==> flow/design.v <==
module OQ1_Stopwatch(AN, Seg, Dot, CLK, Start, RESET);  
	output [3:0] AN;
	output [6:0] Seg;
	output Dot;
	input CLK, Start, RESET;
	parameter R = 2'b00;
    parameter W = 2'b01;
    parameter C = 2'b10;	
	reg  [11:0] divider_ds;
	reg  [5:0]  divider_ms;
	reg  [6:0]  Seg_Temp;
	reg  [3:0]  D3,D2,D1,D0,D_Temp,AN_Temp;
	reg  [1:0]  state,n_state;
	reg         dp;
	wire        RTC_ds,RTC_ms;
	always @(posedge CLK or posedge RESET) begin
	  if(RESET) divider_ms <= 0;
	  else if(divider_ms==32) divider_ms <= 0;
      else divider_ms <= divider_ms + 1;
    end
    assign RTC_ms = ((divider_ms == 32)?1'b1:1'b0);
	always @(posedge CLK or posedge RESET) begin
      if(RESET) divider_ds <= 0;
      else if(divider_ds==3276) divider_ds <= 0;
      else if(state==C) divider_ds <= divider_ds + 1;
    end
    assign RTC_ds = ((divider_ds == 3276)?1'b1:1'b0);
	always@(posedge CLK or posedge RESET) begin
      if(RESET) begin
        state <= R;
        D3 <= 0;
        D2 <= 0;
        D1 <= 0;
        D0 <= 0;
      end else begin
        state <= n_state;
        if(RTC_ds) begin
          if(D0 == 9) begin
            D0 <= 0;
            if(D1 == 9) begin
              D1 <= 0;
              if(D2 == 9) begin
                D2 <= 0;
                if(D3 == 9) begin
                  D3 <= 0;                  
                end else begin
                  D3 <= D3 + 1;
                end                    
              end else begin
                D2 <= D2 + 1;
              end      
            end else begin
              D1 <= D1 + 1;
            end
          end else begin
            D0 <= D0 + 1;
          end
        end      
      end
    end
    always@(*) begin
      case (state)
        R : if(RESET) n_state = R;
            else if(Start && !RESET) n_state = C;
            else n_state = W;
        W : if(RESET) n_state = R;
            else if(Start && !RESET) n_state = C;
            else n_state = W;
        C : if(RESET) n_state = R;
            else n_state = C;        
        default : n_state = R;
      endcase
    end
    always@(posedge CLK or posedge RESET) begin
      if(RESET) begin
        D_Temp  <= 4'b0000;
        AN_Temp <= 4'b1110;
        dp      <= 1'b0;
      end else if(RTC_ms) begin
      case(AN_Temp)
        4'b0111 : begin
                    D_Temp <= D0;
                    AN_Temp <= 4'b1110;
                    dp <= 1;
                  end
        4'b1110 : begin
                    D_Temp <= D1;
                    AN_Temp <= 4'b1101;
                    dp <= 0;
                  end
        4'b1101 : begin
                    D_Temp <= D2;
                    AN_Temp <= 4'b1011;
                    dp <= 1;
                  end
        4'b1011 : begin
                    D_Temp <= D3;
                    AN_Temp <= 4'b0111;
                    dp <= 1;
                  end
      endcase
      end
    end    
    always @(*) begin
        case(D_Temp)
          0 : Seg_Temp=7'b1000000; 
          1 : Seg_Temp=7'b1111001; 
          2 : Seg_Temp=7'b0100100; 
          3 : Seg_Temp=7'b0110000; 
          4 : Seg_Temp=7'b0011001; 
          5 : Seg_Temp=7'b0010010; 
          6 : Seg_Temp=7'b0000010; 
          7 : Seg_Temp=7'b1111000; 
          8 : Seg_Temp=7'b0000000; 
          9 : Seg_Temp=7'b0011000; 
          default : Seg_Temp=7'b0111111; 
      endcase
    end
    assign Seg = Seg_Temp;
    assign AN = AN_Temp;
    assign Dot = dp;
endmodule
Step by step through the tools: OQ1_Stopwatch. What the tools print for OQ1_Stopwatch, step after step. Line numbers count from 1 in the design file above. Operators carry their Yosys type and port widths (W data, S select, Z words). A cell with - has no value.

Top: OQ1_Stopwatch. Clock port: CLK. Library: sky130hd. Timing corner: tt_025C_1v80.

Elaborated design. Yosys after proc, flatten, opt, wreduce and memory -nomap, before mapping. Memory bits, and registers merged into a memory's read port (data or address), are not among the register bits. Print and check cells are not counted. Equal cells are merged and count once. Memory sizes are those after Yosys's memory passes, which may raise the word count (mostly to a power of two), join words into wider ones and drop unused or constant bits.

$add $sub $neg: 6. For equal/unequal tests the number is 12. The figure for muxes and demuxes is 16. Under reduce/logical cells stands 13.

Operator list (count): $pmux W4 S4 (2); $eq A4 B4 Y1 const B (7); $mux W12 (2); $add A4 B1 Y4 const B (4); $mux W4 (4); $add A12 B1 Y12 const B (1); $eq A12 B12 Y1 const B (1); $reduce_and A2 Y1 (3); $add A6 B1 Y6 const B (1); $eq A6 B6 Y1 const B (1); $mux W6 (1); $mux W2 (3); $reduce_bool A2 Y1 (2); $eq A4 B3 Y1 const B (1); $reduce_and A4 Y1 (1); $reduce_bool A4 Y1 (1); $pmux W2 S2 (1); $reduce_and A3 Y1 (1); $reduce_or A3 Y1 (1); $eq A2 B1 Y1 const B (1); $eq A2 B2 Y1 const B (1); $logic_not A2 Y1 (1); $reduce_or A2 Y1 (1); $pmux W1 S2 (1); $mux W1 (2); $logic_and A1 B1 Y1 (1); $logic_not A1 Y1 (1).

The figure for register bits after elaboration is 45. The entry for ROM bits reads 112. The figure for memories is 1. Input bits: 3.

Memory list: (name not given) (words 16, width 7, rd ports 1, wr ports 0, RTL line 105) `case(D_Temp)`.

Logic depth. Depth = most cells in a row (Yosys ltp): at word level without a register or memory, in the mapped netlist without a sequential cell, where the memories' decode and read muxes count.

Under depth in word-level cells stands 5. For ABC_AREA the number is 1. For gate-level depth with buffers the number is 9. The figure for depth with buffers taken out is 9.

Netlist. Yosys stat after the flow's synthesis: flattened, memories mapped to cells. It holds for the ABC_AREA given above (unset counts as 0); a run with the other value may have another netlist. Totals and module areas in this step are rounded.

For cells in the netlist the number is 370. Mapped area: 2750 um2. The entry for sequential area reads 1100 um2. For mapped flip-flops the number is 44. For buffers the number is 3.

Cell types: sky130_fd_sc_hd__dfrtp_1 (count 41, area in all 1.03E+03 um2); sky130_fd_sc_hd__nand2_1 (count 110, area in all 412.896 um2); sky130_fd_sc_hd__nand3_1 (count 34, area in all 170.163 um2); sky130_fd_sc_hd__inv_1 (count 41, area in all 153.898 um2); sky130_fd_sc_hd__nor2_1 (count 37, area in all 138.883 um2); sky130_fd_sc_hd__ha_1 (count 9, area in all 112.608 um2); sky130_fd_sc_hd__o21ai_0 (count 18, area in all 90.086 um2); sky130_fd_sc_hd__dfstp_2 (count 3, area in all 78.826 um2); sky130_fd_sc_hd__xor2_1 (count 8, area in all 70.067 um2); sky130_fd_sc_hd__nor3_1 (count 10, area in all 50.048 um2); sky130_fd_sc_hd__nand2_4 (count 4, area in all 45.043 um2); sky130_fd_sc_hd__nand4_1 (count 7, area in all 43.792 um2); sky130_fd_sc_hd__nor2_8 (count 2, area in all 40.038 um2); sky130_fd_sc_hd__nor2_2 (count 5, area in all 31.28 um2); sky130_fd_sc_hd__inv_2 (count 8, area in all 30.029 um2); sky130_fd_sc_hd__o21ai_1 (count 6, area in all 30.029 um2); sky130_fd_sc_hd__a21oi_1 (count 5, area in all 25.024 um2); sky130_fd_sc_hd__nand2_2 (count 4, area in all 25.024 um2).

Other cell types: 14; their cells: 18.

Timing after synthesis. OpenSTA on the mapped netlist: ideal clock, no wires. The path of least setup slack (recovery checks aside). Input and output delay are each 20% of the period. Register names are those of the netlist, which keeps one name where synthesis merged equal registers.

Kind: register to output. Start point: register D_Temp[0]. End point: output Seg[3]. For period the number is 10.0 ns. The entry for output delay reads 2.000 ns. Launch time at the first pin: 0.000 ns. The entry for arrival time reads 1.128 ns. Under data required time stands 8.000 ns. The figure for setup slack is 6.872 ns. Under path delay stands 1.128 ns. For driving pins on the path the number is 6. The figure for buffers on the path is 0. Synthesis period reached: 3.128 ns.

"path delay" = arrival - input delay + setup time. At an output port there is no setup time. "driving pins on the path" counts driving pins, that of a launching flip-flop among them; a cell with two outputs on the path counts twice. "synthesis period reached" = period - worst setup slack (recovery checks aside). The figure is calculated, with input and output delays left at 20% of the set period. Between the ends stands the longest chain of elaborated cells between them, by number of cells; it is not shown to be the way that was timed. Of several equally long chains one is given. Each line given opens the expression or statement behind the cell; cells for indexed reads and writes are added by Yosys, which also makes memories of some case tables. A memory read counts as a cell of the chain, while the word-level depth stops at memories. A register here has more assigning lines than the two given.

Cell sequence: sky130_fd_sc_hd__dfrtp_1 > sky130_fd_sc_hd__inv_1 > sky130_fd_sc_hd__ha_1 > sky130_fd_sc_hd__nand2_1 > sky130_fd_sc_hd__inv_1 > sky130_fd_sc_hd__o21ai_0. The entry for cells in the longest elaborated chain reads 1.

RTL lines, path after synthesis: start: declaration (RTL line 12) `reg [3:0] D3,D2,D1,D0,D_Temp,AN_Temp;`; start: assignment (RTL line 76) `D_Temp  <= 4'b0000;`; start: assignment (RTL line 82) `D_Temp <= D0;`; $mem_v2 Z16 W7 (RTL line 105) `case(D_Temp)`; end: declaration (RTL line 3) `output [6:0] Seg;`.

Timing after layout. Path of least setup slack in the final report of entry B (OpenROAD, finished layout, wires in). Where an end is a register, its clock arrival counts in the times.

Kind: register to output. Start point: register D_Temp[1]. End point: output Seg[3]. For period the number is 10.0 ns. The entry for output delay reads 2.00 ns. Launch time at the first pin: 0.30 ns. The entry for arrival time reads 1.99 ns. Under data required time stands 8.00 ns. The figure for setup slack is 6.01 ns. For driving pins on the path the number is 7. The figure for buffers on the path is 1.

Between the ends stands the longest chain of elaborated cells between them, by number of cells; it is not shown to be the way that was timed. Of several equally long chains one is given. A memory read counts as a cell of the chain, while the word-level depth stops at memories. A register here has more assigning lines than the two given.

Cell sequence: sky130_fd_sc_hd__dfrtp_1 > sky130_fd_sc_hd__inv_1 > sky130_fd_sc_hd__ha_1 > sky130_fd_sc_hd__nand2_1 > sky130_fd_sc_hd__inv_1 > sky130_fd_sc_hd__o21ai_0 > sky130_fd_sc_hd__clkdlybuf4s50_1. The entry for cells in the longest elaborated chain reads 1.

RTL lines, path after layout: start: declaration (RTL line 12) `reg [3:0] D3,D2,D1,D0,D_Temp,AN_Temp;`; start: assignment (RTL line 76) `D_Temp  <= 4'b0000;`; start: assignment (RTL line 82) `D_Temp <= D0;`; $mem_v2 Z16 W7 (RTL line 105) `case(D_Temp)`; end: declaration (RTL line 3) `output [6:0] Seg;`.

Settings and measured results of 3 stored flow runs for module OQ1_Stopwatch (sky130hd), not sorted in any way. The constraints put input and output delay at 20% of the set period each and load the outputs with 0.01 pF. "period achieved": clock period set for the run, less the worst setup slack. It is reckoned from that one timing run; input and output delays stay at 20% of the period that was set. The measured numbers are rounded.

Files of entry A:
==> flow/run.sh <==
#!/bin/bash
# the make line also repeats the synthesis and layout settings of config.mk as NAME=value (left out here)
make -C /OpenROAD-flow-scripts/flow DESIGN_CONFIG=/design/flow/config.mk WORK_HOME=/design/flow/orfs CLKGATE_MAP_FILE= finish
==> flow/config.mk <==
export PLATFORM = sky130hd
export DESIGN_NAME = OQ1_Stopwatch
export DESIGN_NICKNAME = OQ1_Stopwatch
export VERILOG_FILES = /design/flow/design.v
export SDC_FILE = /design/flow/constraint.sdc
export NUM_CORES = 4
export LEC_CHECK = 0
export CAP_MARGIN = 20
export CELL_PAD_IN_SITES_DETAIL_PLACEMENT = 0
export CELL_PAD_IN_SITES_GLOBAL_PLACEMENT = 2
export CORE_ASPECT_RATIO = 0.74
export CORE_MARGIN = 3
export CORE_UTILIZATION = 62
export MIN_ROUTING_LAYER = met2
export PLACE_DENSITY_LB_ADDON = 0.24
export SETUP_SLACK_MARGIN = -0.09
export SLEW_MARGIN = 0
==> flow/constraint.sdc <==
create_clock -name core_clock -period 4.52 [get_ports {CLK}]
set_input_delay 0.9040 -clock core_clock [delete_from_list [all_inputs] [get_ports {CLK}]]
set_output_delay 0.9040 -clock core_clock [all_outputs]
set_load 0.01 [all_outputs]

Outcome of entry A: not finished: placement ended with error FLW-0024.

Files of entry B:
==> flow/run.sh <==
#!/bin/bash
# the make line also repeats the synthesis and layout settings of config.mk as NAME=value (left out here)
make -C /OpenROAD-flow-scripts/flow DESIGN_CONFIG=/design/flow/config.mk WORK_HOME=/design/flow/orfs CLKGATE_MAP_FILE= finish
==> flow/config.mk <==
export PLATFORM = sky130hd
export DESIGN_NAME = OQ1_Stopwatch
export DESIGN_NICKNAME = OQ1_Stopwatch
export VERILOG_FILES = /design/flow/design.v
export SDC_FILE = /design/flow/constraint.sdc
export NUM_CORES = 4
export LEC_CHECK = 0
export ABC_AREA = 1
export CAP_MARGIN = 15
export CELL_PAD_IN_SITES_DETAIL_PLACEMENT = 1
export CORE_ASPECT_RATIO = 0.8
export CORE_MARGIN = 8
export CORE_UTILIZATION = 40
export CTS_CLUSTER_SIZE = 97
export GPL_TIMING_DRIVEN = 1
export HOLD_SLACK_MARGIN = -0.01
export MAX_ROUTING_LAYER = met4
export SLEW_MARGIN = 20
export TNS_END_PERCENT = 60
==> flow/constraint.sdc <==
create_clock -name core_clock -period 10.0 [get_ports {CLK}]
set_input_delay 2.0000 -clock core_clock [delete_from_list [all_inputs] [get_ports {CLK}]]
set_output_delay 2.0000 -clock core_clock [all_outputs]
set_load 0.01 [all_outputs]

Results of entry B. For the setup slack of the critical path the run shows 6.01 ns. The area inside the die boundary comes to 9,800 um2. The lowest hold slack comes to 0.488 ns. The standard-cell area of the final layout stands at 3,090 um2. For the period achieved the run shows 3.989 ns. The utilization reads 45.8 %. For the Yosys chip area after synthesis the run shows 2,750 um2.

Files of entry C:
==> flow/run.sh <==
#!/bin/bash
# the make line also repeats the synthesis and layout settings of config.mk as NAME=value (left out here)
make -C /OpenROAD-flow-scripts/flow DESIGN_CONFIG=/design/flow/config.mk WORK_HOME=/design/flow/orfs CLKGATE_MAP_FILE= finish
==> flow/config.mk <==
export PLATFORM = sky130hd
export DESIGN_NAME = OQ1_Stopwatch
export DESIGN_NICKNAME = OQ1_Stopwatch
export VERILOG_FILES = /design/flow/design.v
export SDC_FILE = /design/flow/constraint.sdc
export NUM_CORES = 4
export LEC_CHECK = 0
export ABC_AREA = 0
export CAP_MARGIN = 0
export CELL_PAD_IN_SITES_DETAIL_PLACEMENT = 1
export CELL_PAD_IN_SITES_GLOBAL_PLACEMENT = 2
export CORE_ASPECT_RATIO = 1.71
export CORE_MARGIN = 2
export CORE_UTILIZATION = 55
export CTS_CLUSTER_DIAMETER = 328
export CTS_CLUSTER_SIZE = 26
export GPL_TIMING_DRIVEN = 0
export HOLD_SLACK_MARGIN = 0.15
export MAX_ROUTING_LAYER = met4
export MIN_ROUTING_LAYER = met2
export SETUP_SLACK_MARGIN = 0.46
export SLEW_MARGIN = 25
export TNS_END_PERCENT = 20
==> flow/constraint.sdc <==
create_clock -name core_clock -period 3.04 [get_ports {CLK}]
set_input_delay 0.6080 -clock core_clock [delete_from_list [all_inputs] [get_ports {CLK}]]
set_output_delay 0.6080 -clock core_clock [all_outputs]
set_load 0.01 [all_outputs]

Outcome of entry C: not finished: placement ended with error GPL-0301.
